==> flow/design.v <==
`timescale 1ns / 1ps
module PC(
    input clk,                  
    input rst,                  
    input load,                 
    input [15:0] data,          
    output reg [15:0] count     
);
    always @(posedge clk or posedge rst) begin
        if (rst) begin
            count <= 16'b0;     
        end else if (load) begin
            count <= data;      
        end else begin
            count <= count + 1;  
        end
    end
endmodule
module ControlUnit (
    input [3:0] opcode,       
    output reg mem_read,      
    output reg mem_write,     
    output reg reg_write,     
    output reg [3:0] alu_op,  
    output reg pc_write,      
    output reg branch_eq,     
    output reg branch_ne,     
    output reg imm_load       
);
    always @(*) begin
        mem_read = 0;
        mem_write = 0;
        reg_write = 0;
        alu_op = 4'b0000;
        pc_write = 0;
        branch_eq = 0;
        branch_ne = 0;
        imm_load = 0;
        case (opcode)
            4'b0000: begin  
                alu_op = 4'b0000;  
                reg_write = 1;
            end
            4'b0001: begin  
                alu_op = 4'b0001;  
                reg_write = 1;
            end
            4'b0010: begin  
                alu_op = 4'b0010;  
                reg_write = 1;
            end
            4'b0011: begin  
                alu_op = 4'b0011;  
                reg_write = 1;
            end
            4'b0100: begin  
                alu_op = 4'b0100;  
                reg_write = 1;
            end
            4'b0101: begin  
                alu_op = 4'b0101;  
                reg_write = 1;
            end
            4'b0110: begin  
                alu_op = 4'b0110;  
                reg_write = 1;
            end
            4'b0111: begin  
                alu_op = 4'b0111;  
                reg_write = 1;
            end
            4'b1000: begin  
                alu_op = 4'b1000;  
                mem_read = 1;
                reg_write = 1;
            end
            4'b1001: begin  
                alu_op = 4'b1001;  
                mem_write = 1;
            end
            4'b1010: begin  
                alu_op = 4'b1010;  
                reg_write = 1;
            end
            4'b1011: begin  
                imm_load = 1;
                reg_write = 1;
            end
            4'b1100: begin  
                alu_op = 4'b1100;  
                pc_write = 1;
            end
            4'b1101: begin  
                alu_op = 4'b1101;  
                branch_eq = 1;
            end
            4'b1110: begin  
                alu_op = 4'b1110;  
                branch_ne = 1;
            end
            4'b1111: begin  
            end
            default: begin
                alu_op = 4'b0000;
            end
        endcase
        if (mem_write) begin
            pc_write = 0;  
        end
        if (mem_read) begin
            pc_write = 0;  
        end
    end
endmodule
`timescale 1ns / 1ps
module RegisterFile(
    input clk,                      
    input rst,                      
    input [3:0] read_addr1,         
    input [3:0] read_addr2,         
    input [3:0] write_addr,         
    input [15:0] write_data,        
    input write_enable,             
    output reg [15:0] read_data1,   
    output reg [15:0] read_data2    
);
    reg [15:0] registers [0:15];
    always @(*) begin
        read_data1 = registers[read_addr1];
        read_data2 = registers[read_addr2];
    end
    always @(posedge clk or posedge rst) begin
        if (rst) begin
         integer i;
            for (i = 0; i < 16; i = i + 1) begin
                registers[i] <= 16'b0;
            end
        end else if (write_enable) begin
            registers[write_addr] <= write_data;
        end
    end
endmodule
`timescale 1ns / 1ps
module alu(
    input clk,                
    input rst,                
    input load,               
    input en,                 
    input wr_en,              
    input [3:0] OPsel,        
    input [15:0] A,           
    input [15:0] B,           
    output reg [15:0] result,  
    output reg Z,             
    output reg N,             
    output reg C,             
    output reg V,             
    output [15:0] pc_out,     
    output [15:0] mem_data,   
    output        mem_en,      
    output        mem_wr_en,   
    output [15:0] mem_addr,    
    output [15:0] mem_wr_data, 
    input  [15:0] mem_rd_data  
);
    reg pc_load;  
    PC pc_inst(
        .clk(clk),
        .rst(rst),
        .load(pc_load),
        .data(B),        
        .count(pc_out)   
    );
    reg [15:0] wr_data;  
    assign mem_en      = en;
    assign mem_wr_en   = wr_en;
    assign mem_addr    = B;        
    assign mem_wr_data = wr_data;
    assign mem_data    = mem_rd_data;  
    always @(*) begin
        result = 16'b0;
        wr_data = A;
        pc_load = 0;
        Z = 0;
        N = 0;
        C = 0;
        V = 0;
        case (OPsel)
            4'b0000: begin  
                {C, result} = A + B;                 
                V = (~A[15] & ~B[15] & result[15]) | (A[15] & B[15] & ~result[15]);  
            end
            4'b0001: begin  
                {C, result} = A - B;                 
                V = (A[15] & ~B[15] & ~result[15]) | (~A[15] & B[15] & result[15]);  
            end
            4'b0010: result = A * B;                 
            4'b0011: result = (B != 0) ? A / B : 16'b0;  
            4'b0100: result = A & B;                 
            4'b0101: result = A | B;                 
            4'b0110: result = A ^ B;                 
            4'b0111: result = ~A;                    
            4'b1000: result = mem_data;              
            4'b1001: wr_data = A;                    
            4'b1100: begin                           
                pc_load = 1;                         
            end
            4'b1101: begin                           
                if (!Z)
                    pc_load = 1;                     
            end
            4'b1110: begin                           
                if (Z)
                    pc_load = 1;                     
            end
            4'b1111: ;                               
            default: result = 16'b0;                 
        endcase
        Z = (result == 16'b0) ? 1'b1 : 1'b0;   
        N = result[15];                        
    end
endmodule
`timescale 1ns / 1ps
module Datapath(
    input clk,
    input rst,
    input [15:0] gpio_in,
    output [15:0] gpio_out,
    output [15:0] imem_addr,
    input  [15:0] imem_rdata,
    output        dmem_en,
    output        dmem_we,
    output [15:0] dmem_addr,
    output [15:0] dmem_wdata,
    input  [15:0] dmem_rdata
);
    wire [15:0] instruction;
    wire [3:0] opcode;
    wire [3:0] rs1, rs2, rd;
    wire [15:0] imm;
    wire [15:0] A, B;
    wire [15:0] alu_result;
    wire [15:0] mem_data;
    wire [15:0] pc_out;
    wire mem_read, mem_write, reg_write, pc_write, branch_eq, branch_ne, imm_load;
    wire [3:0] alu_op;
    PC pc_inst (
        .clk(clk),
        .rst(rst),
        .load(pc_write),
        .data(alu_result),    
        .count(pc_out)
    );
    assign imem_addr = pc_out;
    assign instruction = imem_rdata;
    assign opcode = instruction[15:12];
    assign rs1 = instruction[11:8];
    assign rs2 = instruction[7:4];
    assign rd = instruction[3:0];
    assign imm = instruction[7:0];  
    ControlUnit cu (
        .opcode(opcode),
        .mem_read(mem_read),
        .mem_write(mem_write),
        .reg_write(reg_write),
        .alu_op(alu_op),
        .pc_write(pc_write),
        .branch_eq(branch_eq),
        .branch_ne(branch_ne),
        .imm_load(imm_load)
    );
    RegisterFile rf (
        .clk(clk),
        .rst(rst),
        .read_addr1(rs1),
        .read_addr2(rs2),
        .write_addr(rd),
        .write_data(alu_result),    
        .write_enable(reg_write),
        .read_data1(A),
        .read_data2(B)
    );
    alu alu_inst (
        .clk(clk),
        .rst(rst),
        .load(pc_write),
        .en(mem_read | mem_write),
        .wr_en(mem_write),
        .OPsel(alu_op),
        .A(A),
        .B(B),
        .result(alu_result),
        .Z(),
        .N(),
        .C(),
        .V(),
        .pc_out(),      
        .mem_data(mem_data),
        .mem_en(dmem_en),
        .mem_wr_en(dmem_we),
        .mem_addr(dmem_addr),
        .mem_wr_data(dmem_wdata),
        .mem_rd_data(dmem_rdata)
    );
    assign gpio_out = A;   
endmodule
Step by step through the tools: Datapath
Each step is given for the RTL above and for the edited RTL.
"orig" refers to lines of the RTL above, "edited" to lines of the edited file.
"delta": "edited" minus "orig" as printed here. "change_rel_pct": 100 x difference / "orig".
Library cell names are shortened.
{ "setup": {"top": "Datapath", "clock_port": "clk", "lib": "sky130hd", "lib_corner": "tt_025C_1v80"} }

Edit of the RTL
The edit as a unified diff against the file above.
The edit is scripted, without regard to the design's behaviour, which it may alter; it was not made to optimise anything.
begin of diff
@@ -196,5 +196,5 @@
             end
             4'b0010: result = A * B;                 
-            4'b0011: result = (B != 0) ? A / B : 16'b0;  
+            4'b0011: result = A / B;  
             4'b0100: result = A & B;                 
             4'b0101: result = A | B;                 
end of diff

After elaboration
Yosys after proc, flatten, opt, wreduce and memory -nomap, before mapping. Enables and synchronous resets that opt folds into registers are not counted as muxes. Print and check cells are not counted. Equal cells are merged and count once.
Memory sizes are those after Yosys's memory passes, which may raise the word count (mostly to a power of two), join words into wider ones and drop unused or constant bits.
{ "bits": {"columns": ["element", "orig", "edited", "delta", "change_rel_pct"], "rows": [
  ["rom_bits", 176, 176, 0, 0.00],
  ["input_bits", 50, 50, 0, 0.00],
  ["reg_bits", 272, 272, 0, 0.00],
  ["word_cells", 109, 107, -2, -1.83],
  ["n_memories", 1, 1, 0, 0.00]
]} }
{ "classes": {"columns": ["element", "orig", "edited", "delta", "change_rel_pct"], "rows": [
  ["addsub", 3, 3, 0, 0.00],
  ["n_reduce_logical", 21, 20, -1, -4.76],
  ["muxes", 7, 6, -1, -14.29],
  ["equal", 53, 53, 0, 0.00],
  ["div", 1, 1, 0, 0.00],
  ["mul", 1, 1, 0, 0.00],
  ["n_logic", 5, 5, 0, 0.00]
]} }
{ "mem_list": {"columns": ["element", "orig", "edited"], "rows": [
  ["memory_list", "16 x 11 bit 1R0W", "16 x 11 bit 1R0W"]
]} }
{ "ops": {"columns": ["op", "orig", "edited", "delta", "change_rel_pct"], "rows": [
  ["two-way mux 16 bit", 2, 1, -1, -50.00],
  ["nonzero test 16 bit", 1, 0, -1, -100.00],
  ["equality test 4 bit with constant B", 25, 25, 0, 0.00],
  ["equality test 4 x 3 -> 1 bit with constant B", 16, 16, 0, 0.00],
  ["AND reduction 2 bit", 16, 16, 0, 0.00],
  ["equality test 4 x 2 -> 1 bit with constant B", 8, 8, 0, 0.00],
  ["equality test 4 x 1 -> 1 bit with constant B", 4, 4, 0, 0.00],
  ["zero test 4 bit", 4, 4, 0, 0.00],
  ["two-way mux 1 bit", 2, 2, 0, 0.00],
  ["parallel mux 16 bit (select 16 bit)", 2, 2, 0, 0.00],
  ["adder 16 x 1 -> 16 bit with constant B", 1, 1, 0, 0.00],
  ["adder 16 bit", 1, 1, 0, 0.00],
  ["AND 16 bit", 1, 1, 0, 0.00],
  ["divider 16 x 16 -> 16 bit", 1, 1, 0, 0.00],
  ["multiplier 16 x 16 -> 16 bit", 1, 1, 0, 0.00],
  ["inverter 16 bit", 1, 1, 0, 0.00],
  ["OR 1 bit", 1, 1, 0, 0.00],
  ["OR 16 bit", 1, 1, 0, 0.00],
  ["parallel mux 16 bit (select 9 bit)", 1, 1, 0, 0.00],
  ["subtractor 16 bit", 1, 1, 0, 0.00],
  ["XOR 16 bit", 1, 1, 0, 0.00]
]} }

Logic depth
Depth = most cells in a row (Yosys ltp): at word level without a register or memory, in the mapped netlist without a sequential cell, where the memories' decode and read muxes count.
{ "depth": {"columns": ["element", "orig", "edited", "delta", "change_rel_pct"], "rows": [
  ["depth_word", 6, 5, -1, -16.67],
  ["abc_area", "0", "0", null, null],
  ["mapped_depth", 166, 169, 3, 1.81]
]} }

Mapped cells and area
Yosys stat after the flow's synthesis: flattened, memories mapped to cells. It holds for the ABC_AREA given above (unset counts as 0); a run with the other value may have another netlist.
{ "mapped": {"columns": ["element", "orig", "edited", "delta", "change_rel_pct"], "rows": [
  ["cells", 3449, 3428, -21, -0.61],
  ["area_um2", 28294.6, 28091.9, -202.7, -0.72],
  ["ff_cells", 272, 272, 0, 0.00]
]} }
{ "by_type": {"columns": ["type", "orig", "edited", "delta", "change_rel_pct"], "rows": [
  ["o21ai_0", 309, 283, -26, -8.41],
  ["nand2_1", 400, 375, -25, -6.25],
  ["nand3b_1", 52, 30, -22, -42.31],
  ["nor2_1", 296, 316, 20, 6.76],
  ["nor3_1", 82, 64, -18, -21.95],
  ["xnor2_1", 75, 93, 18, 24.00],
  ["nand2b_1", 26, 40, 14, 53.85],
  ["and3b_1", 0, 14, 14, null],
  ["a31oi_1", 34, 47, 13, 38.24],
  ["clkbuf_1", 128, 116, -12, -9.38],
  ["nand3_1", 67, 56, -11, -16.42],
  ["mux4_2", 14, 3, -11, -78.57],
  ["o31ai_1", 7, 18, 11, 157.14],
  ["buf_6", 20, 10, -10, -50.00],
  ["mux2_2", 51, 60, 9, 17.65],
  ["o21ai_1", 13, 22, 9, 69.23],
  ["a211o_1", 4, 13, 9, 225.00],
  ["o21a_1", 59, 51, -8, -13.56]
]} }
Not every row of either side is listed.
By module: a second synthesis without flattening, with its own total; a netlist apart from the flattened one above.
{ "unflattened": {"columns": ["element", "orig", "edited", "delta", "change_rel_pct"], "rows": [
  ["cells_unflattened", 3343, 3352, 9, 0.27],
  ["area_unflattened_um2", 29793.6, 29896.2, 102.6, 0.34]
]} }
Rows give one instance, submodules left out.
{ "by_module_orig": {"columns": ["mod", "n_cells", "n_inst", "mod_area_um2", "seq_area_um2"], "rows": [
  ["RegisterFile", 1245, 1, 14093.5, 6406.1],
  ["alu", 1899, 1, 13849.5, 0.0],
  ["PC", 91, 2, 874.6, 400.4],
  ["ControlUnit", 16, 1, 95.1, 0.0],
  ["Datapath", 1, 1, 6.3, 0.0]
]} }
{ "by_module_edited": {"columns": ["mod", "n_cells", "n_inst", "mod_area_um2", "seq_area_um2"], "rows": [
  ["RegisterFile", 1245, 1, 14093.5, 6406.1],
  ["alu", 1908, 1, 13952.1, 0.0],
  ["PC", 91, 2, 874.6, 400.4],
  ["ControlUnit", 16, 1, 95.1, 0.0],
  ["Datapath", 1, 1, 6.3, 0.0]
]} }

Timing after synthesis
Source: OpenSTA report_checks on the synthesized netlist (no wires, ideal clock, input and output delay 20% of the period each), path of least setup slack; recovery checks are left aside. Register names are those of the netlist, which keeps one name where synthesis merged equal registers.
{ "synth_timing": {"columns": ["element", "orig", "edited", "delta", "change_rel_pct"], "rows": [
  ["path_type", "input to register", "input to register", null, null],
  ["startpoint", "input imem_rdata[8]", "input imem_rdata[4]", null, null],
  ["endpoint", "register rf.registers[11][0]", "register rf.registers[11][0]", null, null],
  ["clock_period_ns", 45.0, 45.0, 0.0, 0.00],
  ["in_delay_ns", 9.000, 9.000, 0.000, 0.00],
  ["driving_pins", 156, 155, -1, -0.64],
  ["setup_time_ns", 0.135, 0.135, 0.000, null],
  ["slack_ns", 5.117, 4.249, -0.868, null],
  ["arrival_ns", 39.749, 40.616, 0.867, 2.18],
  ["path_delay_ns", 30.884, 31.751, 0.867, 2.81],
  ["period_less_setup_slack_ns", 39.883, 40.751, 0.868, 2.18]
]} }
"path_delay_ns" = arrival - input delay + setup time.
"driving_pins" counts driving pins, that of a launching flip-flop among them; a cell with two outputs on the path counts twice.
"period_less_setup_slack_ns" = period - worst setup slack (recovery checks aside). The figure is calculated, with input and output delays left at 20% of the set period.
Between the ends stands the longest chain of elaborated cells between them, by number of cells; it is not shown to be the way that was timed. Of several equally long chains one is given.
A line is the first line of the expression or statement that the cell stems from. Yosys adds cells for indexed reads and writes and turns some case tables into memories.
{ "synth_between_orig": {"path_cell_list": "buf_2 -> buf_2 -> buf_4 -> buf_2 -> buf_2 -> buf_2 -> buf_2 -> a211oi_1 -> or3_1 -> o31ai_1 -> o32a_1 -> clkbuf_1 -> ha_1 -> inv_1 -> a21oi_1 -> ha_1 -> o21a_1 -> o21ai_1 -> [120 not listed] -> and3_1 -> clkbuf_1 -> nand2_1 -> o21ai_0 -> ha_1 -> a21boi_0 -> o21a_1 -> o21a_1 -> o21a_1 -> o21ai_0 -> nand2b_1 -> a211oi_1 -> o21ai_0 -> a21oi_1 -> o21ai_0 -> a221oi_1 -> clkbuf_1 -> o21ai_0", "elab_chain_len": 5, "cells_between": 27, "cone_lines": 10, "cone_classes": "add/sub: 2; mul: 1; div: 1; eq/ne: 15; mux: 3; logic: 4; reduce/logical: 1"} }
{ "synth_rtl_orig": {"columns": ["element", "line", "text"], "rows": [
  ["start, declared", 230, "input  [15:0] imem_rdata,"],
  ["equality test 4 bit", 129, "read_data1 = registers[read_addr1];"],
  ["parallel mux 16 bit (select 16 bit)", 129, null],
  ["divider 16 x 16 -> 16 bit", 198, "4'b0011: result = (B != 0) ? A / B : 16'b0;"],
  ["two-way mux 16 bit", 198, null],
  ["parallel mux 16 bit (select 9 bit)", 188, "case (OPsel)"],
  ["end, assigned", 136, "registers[i] <= 16'b0;"],
  ["end, assigned", 139, "registers[write_addr] <= write_data;"],
  ["end, declared", 127, "reg [15:0] registers [0:15];"]
]} }
Nets of the timed path that keep an RTL name, with a line that drives or declares them; the list need not be complete.
{ "synth_named_nets_orig": {"columns": ["net", "line"], "rows": [
  ["dmem_wdata[15]", 129]
]} }
{ "synth_between_edited": {"path_cell_list": "buf_4 -> buf_2 -> buf_6 -> buf_4 -> buf_2 -> mux2i_1 -> nor2_1 -> a221oi_1 -> o221ai_1 -> o32ai_1 -> clkbuf_1 -> inv_1 -> ha_1 -> nand4b_1 -> and2_1 -> ha_1 -> o21ai_0 -> nand2b_1 -> [119 not listed] -> or4_1 -> nand3_1 -> a21oi_1 -> clkbuf_1 -> mux2_2 -> ha_1 -> o21a_1 -> o21a_1 -> o21a_1 -> o21a_1 -> o21a_1 -> o21ai_0 -> nand2b_1 -> a21oi_1 -> o311ai_0 -> a31oi_1 -> clkbuf_1 -> o21ai_0", "elab_chain_len": 4, "cells_between": 25, "cone_lines": 9, "cone_classes": "add/sub: 2; mul: 1; div: 1; eq/ne: 15; mux: 2; logic: 3; reduce/logical: 1"} }
{ "synth_rtl_edited": {"columns": ["element", "line", "text"], "rows": [
  ["start, declared", 230, "input  [15:0] imem_rdata,"],
  ["equality test 4 bit", 130, "read_data2 = registers[read_addr2];"],
  ["parallel mux 16 bit (select 16 bit)", 130, null],
  ["divider 16 x 16 -> 16 bit", 198, "4'b0011: result = A / B;"],
  ["parallel mux 16 bit (select 9 bit)", 188, "case (OPsel)"],
  ["end, assigned", 136, "registers[i] <= 16'b0;"],
  ["end, assigned", 139, "registers[write_addr] <= write_data;"],
  ["end, declared", 127, "reg [15:0] registers [0:15];"]
]} }
{ "synth_named_nets_edited": {"columns": ["net", "line"], "rows": [
  ["dmem_addr[0]", 130]
]} }

Worst path after layout
Path of least setup slack in the final report of each run of pair 1 (OpenROAD, finished layout, wires in). Where an end is a register, its clock arrival counts in the times.
{ "layout_timing": {"columns": ["element", "orig", "edited", "delta", "change_rel_pct"], "rows": [
  ["path_type", "input to register", "input to register", null, null],
  ["startpoint", "input imem_rdata[4]", "input imem_rdata[5]", null, null],
  ["endpoint", "register rf.registers[12][0]", "register rf.registers[8][0]", null, null],
  ["arrival_ns", 41.68, 41.75, 0.07, 0.17],
  ["in_delay_ns", 8.72, 8.72, 0.00, 0.00],
  ["setup_time_ns", 0.15, 0.15, 0.00, null],
  ["clock_period_ns", 43.6, 43.6, 0.0, 0.00],
  ["slack_ns", 2.32, 2.27, -0.05, null],
  ["driving_pins", 148, 153, 5, 3.38]
]} }
Between the ends stands the longest chain of elaborated cells between them, by number of cells; it is not shown to be the way that was timed. Of several equally long chains one is given.
{ "layout_between_orig": {"path_cell_list": "buf_6 -> nor2b_1 -> a22oi_1 -> o221ai_1 -> o32ai_4 -> inv_2 -> nor4_2 -> buf_4 -> nand2_1 -> nor3_1 -> a21oi_1 -> a21oi_1 -> ha_1 -> o21a_1 -> o21ai_2 -> or3_4 -> a31oi_1 -> and3_2 -> [112 not listed] -> o211ai_1 -> and3_1 -> nand2_1 -> o21ai_0 -> ha_1 -> a21boi_0 -> o21a_1 -> o21a_1 -> o21a_1 -> o21ai_0 -> nand2b_1 -> a211oi_1 -> o21ai_0 -> a21oi_1 -> o21ai_0 -> a221oi_1 -> buf_4 -> o21ai_0", "elab_chain_len": 5, "cells_between": 27, "cone_lines": 9, "cone_classes": "add/sub: 2; mul: 1; div: 1; eq/ne: 15; mux: 3; logic: 3; reduce/logical: 2"} }
{ "layout_rtl_orig": {"columns": ["element", "line", "text"], "rows": [
  ["start, declared", 230, "input  [15:0] imem_rdata,"],
  ["equality test 4 bit", 130, "read_data2 = registers[read_addr2];"],
  ["parallel mux 16 bit (select 16 bit)", 130, null],
  ["divider 16 x 16 -> 16 bit", 198, "4'b0011: result = (B != 0) ? A / B : 16'b0;"],
  ["two-way mux 16 bit", 198, null],
  ["parallel mux 16 bit (select 9 bit)", 188, "case (OPsel)"],
  ["end, assigned", 136, "registers[i] <= 16'b0;"],
  ["end, assigned", 139, "registers[write_addr] <= write_data;"],
  ["end, declared", 127, "reg [15:0] registers [0:15];"]
]} }
{ "layout_between_edited": {"path_cell_list": "buf_2 -> nor2b_1 -> buf_4 -> and3_1 -> nor4_1 -> a31oi_2 -> inv_2 -> nand2_1 -> nor2_4 -> a41o_1 -> and2_1 -> ha_1 -> o21ai_0 -> nand2b_1 -> nand2_1 -> or3_1 -> mux2i_1 -> ha_1 -> [117 not listed] -> or4_1 -> nand3_1 -> a21oi_2 -> o21ai_0 -> ha_1 -> a21boi_0 -> o21a_1 -> o21a_1 -> o21a_1 -> o21a_1 -> o21a_1 -> o21ai_0 -> nand2b_1 -> a21oi_1 -> o311ai_0 -> a31oi_1 -> buf_12 -> o21ai_0", "elab_chain_len": 4, "cells_between": 25, "cone_lines": 9, "cone_classes": "add/sub: 2; mul: 1; div: 1; eq/ne: 15; mux: 2; logic: 3; reduce/logical: 1"} }
{ "layout_rtl_edited": {"columns": ["element", "line", "text"], "rows": [
  ["start, declared", 230, "input  [15:0] imem_rdata,"],
  ["equality test 4 bit", 130, "read_data2 = registers[read_addr2];"],
  ["parallel mux 16 bit (select 16 bit)", 130, null],
  ["divider 16 x 16 -> 16 bit", 198, "4'b0011: result = A / B;"],
  ["parallel mux 16 bit (select 9 bit)", 188, "case (OPsel)"],
  ["end, assigned", 136, "registers[i] <= 16'b0;"],
  ["end, assigned", 139, "registers[write_addr] <= write_data;"],
  ["end, declared", 127, "reg [15:0] registers [0:15];"]
]} }

Layout results
Runs of the flow (Yosys, OpenROAD) on both versions; the two runs of a pair have the same settings. The constraints put input and output delay at 20% of the set period each and load the outputs with 0.01 pF.
{ "settings_pair_1": {"period_ns": 43.6, "CAP_MARGIN": 20, "CORE_MARGIN": 2, "CORE_UTILIZATION": 40, "SLEW_MARGIN": 20} }
{ "results_pair_1": {"columns": ["element", "orig", "edited", "delta", "change_rel_pct"], "rows": [
  ["cell_area_final_um2", 31551.5, 31825.5, 274.0, 0.87],
  ["setupTns_ns", 0.000, 0.000, 0.000, null],
  ["worstSetupSlack_ns", 2.317, 2.269, -0.048, null],
  ["achieved_period_ns", 41.284, 41.331, 0.047, 0.11],
  ["util_pct", 45.1, 45.6, 0.5, null],
  ["ys_area_um2", 28294.6, 28091.9, -202.7, -0.72],
  ["hold_worst_slack_ns", 0.507, 0.502, -0.005, null],
  ["design_die_area_um2", 72881.1, 72366.4, -514.7, -0.71]
]} }
{ "settings_pair_2": {"CELL_PAD_IN_SITES_DETAIL_PLACEMENT": 1, "CORE_UTILIZATION": 48, "PLACE_DENSITY_LB_ADDON": 0.15, "period_ns": 39.1, "CAP_MARGIN": 20, "CORE_MARGIN": 2, "SLEW_MARGIN": 20} }
{ "results_pair_2": {"columns": ["element", "orig", "edited", "delta", "change_rel_pct"], "rows": [
  ["cell_area_final_um2", 33370.8, 34642.0, 1271.2, 3.81],
  ["setupTns_ns", 0.000, 0.000, 0.000, null],
  ["worstSetupSlack_ns", 1.221, 0.695, -0.526, null],
  ["achieved_period_ns", 37.879, 38.405, 0.526, 1.39],
  ["util_pct", 57.5, 59.9, 2.4, null],
  ["ys_area_um2", 28294.6, 28091.9, -202.7, -0.72],
  ["hold_worst_slack_ns", 0.508, 0.501, -0.007, null],
  ["design_die_area_um2", 60905.3, 60476.6, -428.7, -0.70]
]} }
"achieved_period_ns" means the clock period less the worst setup slack. The figure is calculated, with input and output delays left at 20% of the set period.
